==> flow/design.v <==
module pixel_sort_asc (
	 input clk, reset, soft_rst,
	 input enable, 
	 input      [15:0] Pixel_in1, Pixel_in2, Pixel_in3, Pixel_in4 , Pixel_in5 , Pixel_in6, Pixel_in7, Pixel_in8,
	 output reg [15:0] Pixel_out1, Pixel_out2, Pixel_out3, Pixel_out4 , Pixel_out5 , Pixel_out6, Pixel_out7, Pixel_out8,    output reg valid_out
);
integer i, j;
reg [15:0] array [1:8]; 
reg [15:0] temp;
reg [15:0] in1, in2, in3, in4, in5, in6, in7, in8;
always @(posedge clk)
 begin
 if (reset)
     begin
	  in1 <= 0;
	  in2 <= 0; 
	  in3 <= 0; 
	  in4 <=	0;
	  in5 <=	0; 
	  in6 <=	0; 
	  in7 <=	0; 
	  in8 <=	0; 
	  valid_out <= 0; 
		 Pixel_out1 <= 0;
		 Pixel_out2 <= 0;
		 Pixel_out3 <= 0;
		 Pixel_out4 <= 0;
		 Pixel_out5 <= 0;
		 Pixel_out6 <= 0;
		 Pixel_out7 <= 0;
		 Pixel_out8 <= 0; 
	  end 
	  else if(soft_rst)
		 begin 
	    in1 <=  0;
		 in2 <=  0; 
	    in3 <=  0; 
	    in4 <=	0;
	    in5 <=	0; 
	    in6 <=	0; 
	    in7 <=	0; 
	    in8 <=	0; 
	    valid_out <= 0; 
		 Pixel_out1 <= 0;
		 Pixel_out2 <= 0;
		 Pixel_out3 <= 0;
		 Pixel_out4 <= 0;
		 Pixel_out5 <= 0;
		 Pixel_out6 <= 0;
		 Pixel_out7 <= 0;
		 Pixel_out8 <= 0; 
       end
		 else  if(enable)
		 begin
       valid_out <= 1;
		in1<= Pixel_in1;
		in2<= Pixel_in2; 
		in3<= Pixel_in3; 
		in4<= Pixel_in4;  
		in5<=	Pixel_in5; 
		in6<=	Pixel_in6; 
		in7<=	Pixel_in7; 
		in8<=	Pixel_in8; 
		 Pixel_out1 <= array[8];
		 Pixel_out2 <= array[7];
		 Pixel_out3 <= array[6];
		 Pixel_out4 <= array[5];
		 Pixel_out5 <= array[4];
		 Pixel_out6 <= array[3];
		 Pixel_out7 <= array[2];
		 Pixel_out8 <= array[1];
	  	end
		 else begin
		 valid_out <= 0;
		 in1 <=  0;
		 in2 <=  0; 
	    in3 <=  0; 
	    in4 <=	0;
	    in5 <=	0; 
	    in6 <=	0; 
	    in7 <=	0; 
	    in8 <=	0; 
		 Pixel_out1 <= 0;
		 Pixel_out2 <= 0;
		 Pixel_out3 <= 0;
		 Pixel_out4 <= 0;
		 Pixel_out5 <= 0;
		 Pixel_out6 <= 0;
		 Pixel_out7 <= 0;
		 Pixel_out8 <= 0; 
       end	
 end 
 always @(*)
  begin
 if (reset)
     begin
		 array[1] =  0; 
		 array[2] =	 0;
		 array[3] =  0;
		 array[4] =  0;
		 array[5] =  0;
		 array[6] =  0;
		 array[7] =  0;
		 array[8] =  0;
	  end 
	  else if(soft_rst)
		 begin 
	    array[1] =  0; 
		 array[2] =	 0;
		 array[3] =  0;
		 array[4] =  0;
		 array[5] =  0;
		 array[6] =  0;
		 array[7] =  0;
		 array[8] =  0;
	     end
	else  begin
			 array[1] =  Pixel_in1; 
			 array[2] =	 Pixel_in2;
			 array[3] =  Pixel_in3;
			 array[4] =  Pixel_in4;
			 array[5] =  Pixel_in5;
			 array[6] =  Pixel_in6;
			 array[7] =  Pixel_in7;
			 array[8] =  Pixel_in8;
 for ( i= 8; i>0; i=i-1) begin
		for(j=1; j<i; j=j+1) begin 
		 if (array[j] < array[j + 1])
          begin
            temp = array[j];
            array[j] = array[j + 1];
            array[j + 1] = temp;
				end
		   end
		end
	end
 end 
endmodule 
Appendix: tool output

======== Tool chain data of pixel_sort_asc ========
Each step is given for the RTL above and for the edited RTL.
Lines under "unedited" count in the file above, lines under "edited" in the edited file.
"change": "edited" minus "unedited" as printed here. "rel. change": 100 x difference / "unedited".
Operators: Yosys type, input widths -> output width; for muxes data width and select width s.
Cell names lack the library's common part.
The mark - stands for no value.
set-up
  top ..................................... pixel_sort_asc
  clock port .............................. clk
  library ................................. sky130hd
  timing corner ........................... tt_025C_1v80

======== Edit of the RTL ========
The edit as a unified diff against the file above.
The edit is scripted: it alters the design's behaviour and was not made to optimise anything.
begin of diff
@@ -11,25 +11,5 @@
 always @(posedge clk)
  begin
- if (reset)
-     begin
-	  in1 <= 0;
-	  in2 <= 0; 
-	  in3 <= 0; 
-	  in4 <=	0;
-	  in5 <=	0; 
-	  in6 <=	0; 
-	  in7 <=	0; 
-	  in8 <=	0; 
-	  valid_out <= 0; 
-		 Pixel_out1 <= 0;
-		 Pixel_out2 <= 0;
-		 Pixel_out3 <= 0;
-		 Pixel_out4 <= 0;
-		 Pixel_out5 <= 0;
-		 Pixel_out6 <= 0;
-		 Pixel_out7 <= 0;
-		 Pixel_out8 <= 0; 
-	  end 
-	  else if(soft_rst)
+ if(soft_rst)
 		 begin 
 	    in1 <=  0;
end of diff

======== Elaborated design ========
Source: Yosys, flattened and elaborated. Widths are those after wreduce. Registers that Yosys merges into a memory's read port (data or address) are not register bits. Print and check cells do not count. Equal cells are merged and count once.
storage and ports
  what                             unedited  edited  change  rel. change (%)
  register bits after elaboration  129       129     0       0.00
  output and inout bits            129       129     0       0.00
operators by class
  what                        unedited  edited  change  rel. change (%)
  magnitude comparators       28        28      0       0.00
  muxes and demuxes           57        57      0       0.00
  bitwise gates (word level)  1         1       0       0.00
  reduce/logical cells        2         1       -1      -50.00
operators with widths
  cell             unedited  edited  change  rel. change (%)
  $reduce_or 2->1  1         0       -1      -100.00
Unchanged operator kinds not shown: 5.

======== Logic depth ========
Depth = most cells in a row (Yosys ltp): at word level without a register or memory, in the mapped netlist without a sequential cell, where the memories' decode and read muxes count.
depth
  what                           unedited  edited  change  rel. change (%)
  depth after elaboration        26        26      0       0.00
  ABC_AREA                       0         0       -       -
  gate-level depth with buffers  192       188     -4      -2.08
  gate-level depth less buffers  171       166     -5      -2.92

======== Mapped cells and area ========
Yosys stat after the flow's synthesis: flattened, memories mapped to cells. It holds for the ABC_AREA given above (unset counts as 0); a run with the other value may have another netlist.
cell types
  type      unedited  edited  change  rel. change (%)
  nor2_1    455       413     -42     -9.23
  a21oi_1   431       398     -33     -7.66
  mux2_2    28        61      +33     +117.86
  mux2i_1   197       228     +31     +15.74
  nand2_1   364       335     -29     -7.97
  o21ai_0   347       373     +26     +7.49
  nand3_1   53        32      -21     -39.62
  clkbuf_1  126       106     -20     -15.87
  o22ai_1   33        18      -15     -45.45
  buf_1     21        34      +13     +61.90
  o21a_1    12        25      +13     +108.33
  inv_1     279       290     +11     +3.94
  nor2b_1   45        56      +11     +24.44
  o21ai_1   29        19      -10     -34.48
  nor3_1    34        25      -9      -26.47
  o31ai_1   18        26      +8      +44.44
  buf_2     10        18      +8      +80.00
  nor4_1    5         13      +8      +160.00
Unchanged cell types not shown: 17.
Not every row of either side is listed.
synthesis totals
  what                               unedited  edited   change  rel. change (%)
  cell count                         3571      3538     -33     -0.92
  synthesis area (um2)               24197.0   24482.2  +285.2  +1.18
  sequential part of the area (um2)  2582.5    2582.5   0.0     0.00
  mapped flip-flops                  129       129      0       0.00
  buffer cells                       160       166      +6      +3.75

======== Timing after synthesis ========
Path of least setup slack by OpenSTA after synthesis, without wires, with an ideal clock, recovery checks aside; 20% of the period is set as input and as output delay. Where synthesis merged equal registers, the netlist keeps one of their names.
path post-synthesis
  what                           unedited                 edited                   change  rel. change (%)
  path type                      input-to-reg             input-to-reg             -       -
  start                          input Pixel_in2[1]       input Pixel_in2[1]       -       -
  end                            register Pixel_out8[15]  register Pixel_out8[10]  -       -
  clock period (ns)              38.0                     38.0                     0.0     0.00
  library setup time (ns)        0.135                    0.127                    -0.008  -
  arrival time (ns)              39.397                   40.037                   +0.640  +1.62
  slack (ns)                     -1.533                   -2.165                   -0.632  -
  path delay (ns)                31.932                   32.564                   +0.632  +1.98
  driving pins on the path       180                      175                      -5      -2.78
  synthesis period reached (ns)  39.533                   40.165                   +0.632  +1.60
"path delay" = arrival - input delay + setup time.
"driving pins on the path": output pins that drive a net of the path, with the launching flip-flop's if there is one; two outputs of one cell count as two.
"synthesis period reached" = period - worst setup slack (recovery checks aside). The figure is calculated, with input and output delays left at 20% of the set period.
Between the ends stands the longest chain of elaborated cells between them, by number of cells; it is not shown to be the way that was timed. Of several equally long chains one is given.
A line is the first line of the expression or statement that the cell stems from. Yosys adds cells for indexed reads and writes and turns some case tables into memories.
A register here has more assigning lines than the two given.
on the way, post-synthesis, unedited
  cells stage by stage .................... inv_1 -> ha_1 -> a2111o_1 -> a311o_1 -> nor2_1 -> clkbuf_1 -> clkbuf_1 -> nor2_1 -> a21oi_1 -> inv_1 -> ha_1 -> a21oi_1 -> o21ai_1 -> a211o_1 -> or3_1 -> o31ai_4 -> clkbuf_1 -> clkbuf_1 -> (+144 left out) -> a21oi_1 -> inv_1 -> o41ai_4 -> buf_4 -> mux2i_1 -> ha_1 -> nor2b_1 -> o21ai_0 -> nand2b_1 -> a21oi_1 -> nor2b_1 -> o21ai_0 -> nand2b_1 -> a221oi_1 -> o21ai_1 -> nor2_2 -> buf_2 -> o22ai_1
  cells in the longest elaborated chain ... 26
  elaborated cells between the ends (all ways) .. 77
  RTL lines with such cells ............... 1
  classes of those cells .................. 28 x compare; 49 x mux
ends and longest elaborated chain, post-synthesis, unedited
  what                RTL line  text
  start: declaration  4         input [15:0] Pixel_in1, Pixel_in2, Pixel_in3, Pixel_in4 , Pixel_in5 , Pixel_in6, Pixel_in7, Pixel_in8,
  $lt 16x16->1        128       if (array[j] < array[j + 1])
  $mux 16             128
  $lt 16x16->1        128
  $mux 16             128
  $lt 16x16->1        128
  $mux 16             128
  $lt 16x16->1        128
  (+12 left out)      -
  $mux 16             128
  $lt 16x16->1        128
  $mux 16             128
  $lt 16x16->1        128
  $mux 16             128
  $lt 16x16->1        128
  $mux 16             128
  end: assignment     71        Pixel_out8 <= array[1];
  end: assignment     90        Pixel_out8 <= 0;
  end: declaration    5         output reg [15:0] Pixel_out1, Pixel_out2, Pixel_out3, Pixel_out4 , Pixel_out5 , Pixel_out6, Pixel_out7, Pixel_ ...
on the way, post-synthesis, edited
  cells stage by stage .................... inv_1 -> ha_1 -> a2111o_1 -> a32o_1 -> nor3_4 -> clkbuf_1 -> mux2i_1 -> inv_1 -> ha_1 -> a211oi_1 -> o211ai_1 -> a2111oi_0 -> o311a_1 -> a311o_1 -> buf_2 -> buf_1 -> nor2_1 -> a21oi_1 -> (+139 left out) -> a31o_1 -> buf_6 -> mux2_4 -> ha_1 -> a21o_1 -> a21oi_1 -> nor2b_1 -> o21ai_0 -> nand2b_1 -> a21oi_1 -> nor2b_1 -> o21ai_0 -> nand2_1 -> o41ai_2 -> a21o_1 -> buf_2 -> buf_2 -> a21oi_1
  cells in the longest elaborated chain ... 26
  elaborated cells between the ends (all ways) .. 77
  RTL lines with such cells ............... 1
  classes of those cells .................. 28 x compare; 49 x mux
ends and longest elaborated chain, post-synthesis, edited
  what                RTL line  text
  start: declaration  4         input [15:0] Pixel_in1, Pixel_in2, Pixel_in3, Pixel_in4 , Pixel_in5 , Pixel_in6, Pixel_in7, Pixel_in8,
  $lt 16x16->1        108       if (array[j] < array[j + 1])
  $mux 16             108
  $lt 16x16->1        108
  $mux 16             108
  $lt 16x16->1        108
  $mux 16             108
  $lt 16x16->1        108
  (+12 left out)      -
  $mux 16             108
  $lt 16x16->1        108
  $mux 16             108
  $lt 16x16->1        108
  $mux 16             108
  $lt 16x16->1        108
  $mux 16             108
  end: assignment     51        Pixel_out8 <= array[1];
  end: assignment     70        Pixel_out8 <= 0;
  end: declaration    5         output reg [15:0] Pixel_out1, Pixel_out2, Pixel_out3, Pixel_out4 , Pixel_out5 , Pixel_out6, Pixel_out7, Pixel_ ...

======== Timing after layout ========
Path of least setup slack in the final report of the runs of pair A (OpenROAD, finished layout, wires in). Where an end is a register, its clock arrival counts in the times.
path post-layout
  what                      unedited                edited                  change  rel. change (%)
  path type                 input-to-reg            input-to-reg            -       -
  start                     input Pixel_in2[15]     input Pixel_in1[9]      -       -
  end                       register Pixel_out8[6]  register Pixel_out7[0]  -       -
  clock period (ns)         36.5                    36.5                    0.0     0.00
  library setup time (ns)   0.12                    0.12                    0.00    -
  arrival time (ns)         35.10                   35.10                   0.00    0.00
  slack (ns)                1.70                    1.76                    +0.06   -
  driving pins on the path  156                     159                     +3      +1.92
Between the ends stands the longest chain of elaborated cells between them, by number of cells; it is not shown to be the way that was timed. Of several equally long chains one is given.
A register here has more assigning lines than the two given.
on the way, post-layout, unedited
  cells stage by stage .................... clkdlybuf4s50_1 -> inv_2 -> ha_4 -> nand4_1 -> nor3_2 -> a311o_1 -> nor2_4 -> clkbuf_16 -> buf_4 -> a21oi_4 -> inv_2 -> ha_4 -> a21oi_2 -> o21ai_2 -> a211o_1 -> or3_4 -> o31ai_4 -> buf_6 -> (+120 left out) -> nand2b_1 -> a2111oi_4 -> nand2b_1 -> o41ai_4 -> buf_6 -> buf_12 -> buf_4 -> mux2i_1 -> buf_4 -> ha_1 -> a21o_1 -> a211o_1 -> a221oi_2 -> buf_4 -> o21ai_4 -> nor2_4 -> buf_2 -> o22ai_1
  cells in the longest elaborated chain ... 26
  elaborated cells between the ends (all ways) .. 77
  RTL lines with such cells ............... 1
  classes of those cells .................. 28 x compare; 49 x mux
ends and longest elaborated chain, post-layout, unedited
  what                RTL line  text
  start: declaration  4         input [15:0] Pixel_in1, Pixel_in2, Pixel_in3, Pixel_in4 , Pixel_in5 , Pixel_in6, Pixel_in7, Pixel_in8,
  $lt 16x16->1        128       if (array[j] < array[j + 1])
  $mux 16             128
  $lt 16x16->1        128
  $mux 16             128
  $lt 16x16->1        128
  $mux 16             128
  $lt 16x16->1        128
  (+12 left out)      -
  $mux 16             128
  $lt 16x16->1        128
  $mux 16             128
  $lt 16x16->1        128
  $mux 16             128
  $lt 16x16->1        128
  $mux 16             128
  end: assignment     71        Pixel_out8 <= array[1];
  end: assignment     90        Pixel_out8 <= 0;
  end: declaration    5         output reg [15:0] Pixel_out1, Pixel_out2, Pixel_out3, Pixel_out4 , Pixel_out5 , Pixel_out6, Pixel_out7, Pixel_ ...
on the way, post-layout, edited
  cells stage by stage .................... dlymetal6s2s_1 -> ha_4 -> nand4_1 -> nor3_2 -> a32o_2 -> nor3_4 -> buf_6 -> buf_12 -> mux2i_4 -> inv_2 -> ha_4 -> a211oi_2 -> o211ai_1 -> a2111oi_4 -> o311a_1 -> a311o_2 -> nor2_4 -> a21oi_4 -> (+123 left out) -> a21oi_2 -> and3_4 -> a31o_4 -> buf_4 -> mux2i_1 -> buf_4 -> ha_1 -> a21o_1 -> a21oi_1 -> o21ai_1 -> a21oi_1 -> nand2_2 -> o41ai_4 -> buf_4 -> a21oi_4 -> clkbuf_16 -> nand2_2 -> a21oi_2
  cells in the longest elaborated chain ... 26
  elaborated cells between the ends (all ways) .. 77
  RTL lines with such cells ............... 1
  classes of those cells .................. 28 x compare; 49 x mux
ends and longest elaborated chain, post-layout, edited
  what                RTL line  text
  start: declaration  4         input [15:0] Pixel_in1, Pixel_in2, Pixel_in3, Pixel_in4 , Pixel_in5 , Pixel_in6, Pixel_in7, Pixel_in8,
  $lt 16x16->1        108       if (array[j] < array[j + 1])
  $mux 16             108
  $lt 16x16->1        108
  $mux 16             108
  $lt 16x16->1        108
  $mux 16             108
  $lt 16x16->1        108
  (+12 left out)      -
  $mux 16             108
  $lt 16x16->1        108
  $mux 16             108
  $lt 16x16->1        108
  $mux 16             108
  $lt 16x16->1        108
  $mux 16             108
  end: assignment     50        Pixel_out7 <= array[2];
  end: assignment     69        Pixel_out7 <= 0;
  end: declaration    5         output reg [15:0] Pixel_out1, Pixel_out2, Pixel_out3, Pixel_out4 , Pixel_out5 , Pixel_out6, Pixel_out7, Pixel_ ...

======== Measured runs ========
Runs of the flow (Yosys, OpenROAD) on both versions; the two runs of a pair have the same settings. The constraints put input and output delay at 20% of the set period each and load the outputs with 0.01 pF.
settings, pair A
  CORE_UTILIZATION ........................ 40
  SETUP_SLACK_MARGIN ...................... 1.0
  period_ns ............................... 36.5
  CAP_MARGIN .............................. 20
  CORE_MARGIN ............................. 2
  SLEW_MARGIN ............................. 20
measured results, pair A
  what                                       unedited  edited   change  rel. change (%)
  synthesized cell area (um2)                24197.0   24482.2  +285.2  +1.18
  die size (um2)                             62475.0   63199.4  +724.4  +1.16
  standard-cell area after layout (um2)      37033.0   36224.7  -808.3  -2.18
  post-layout utilization                    0.616     0.599    -0.017  -
  lowest setup slack (ns)                    1.702     1.755    +0.053  -
  total negative slack on setup checks (ns)  0.000     0.000    0.000   -
  worst hold slack in the final report (ns)  7.513     7.426    -0.087  -
  period reached (ns)                        34.798    34.745   -0.053  -0.15
settings, pair B
  CELL_PAD_IN_SITES_GLOBAL_PLACEMENT ...... 1
  CORE_MARGIN ............................. 9
  CORE_UTILIZATION ........................ 43
  GPL_TIMING_DRIVEN ....................... 0
  SETUP_SLACK_MARGIN ...................... -0.91
  SLEW_MARGIN ............................. 25
  TNS_END_PERCENT ......................... 15
  period_ns ............................... 36.9
  CAP_MARGIN .............................. 20
measured results, pair B
  what                                       unedited  edited   change  rel. change (%)
  synthesized cell area (um2)                24197.0   24482.2  +285.2  +1.18
  die size (um2)                             65134.7   65848.7  +714.0  +1.10
  standard-cell area after layout (um2)      32578.7   33223.1  +644.4  +1.98
  post-layout utilization                    0.588     0.589    +0.001  -
  lowest setup slack (ns)                    -0.571    -0.569   +0.002  -
  total negative slack on setup checks (ns)  -15.372   -15.796  -0.424  -
  worst hold slack in the final report (ns)  7.604     7.463    -0.141  -
  period reached (ns)                        37.471    37.469   -0.002  -0.01
"period reached" means the clock period less the worst setup slack. The figure is calculated, with input and output delays left at 20% of the set period.
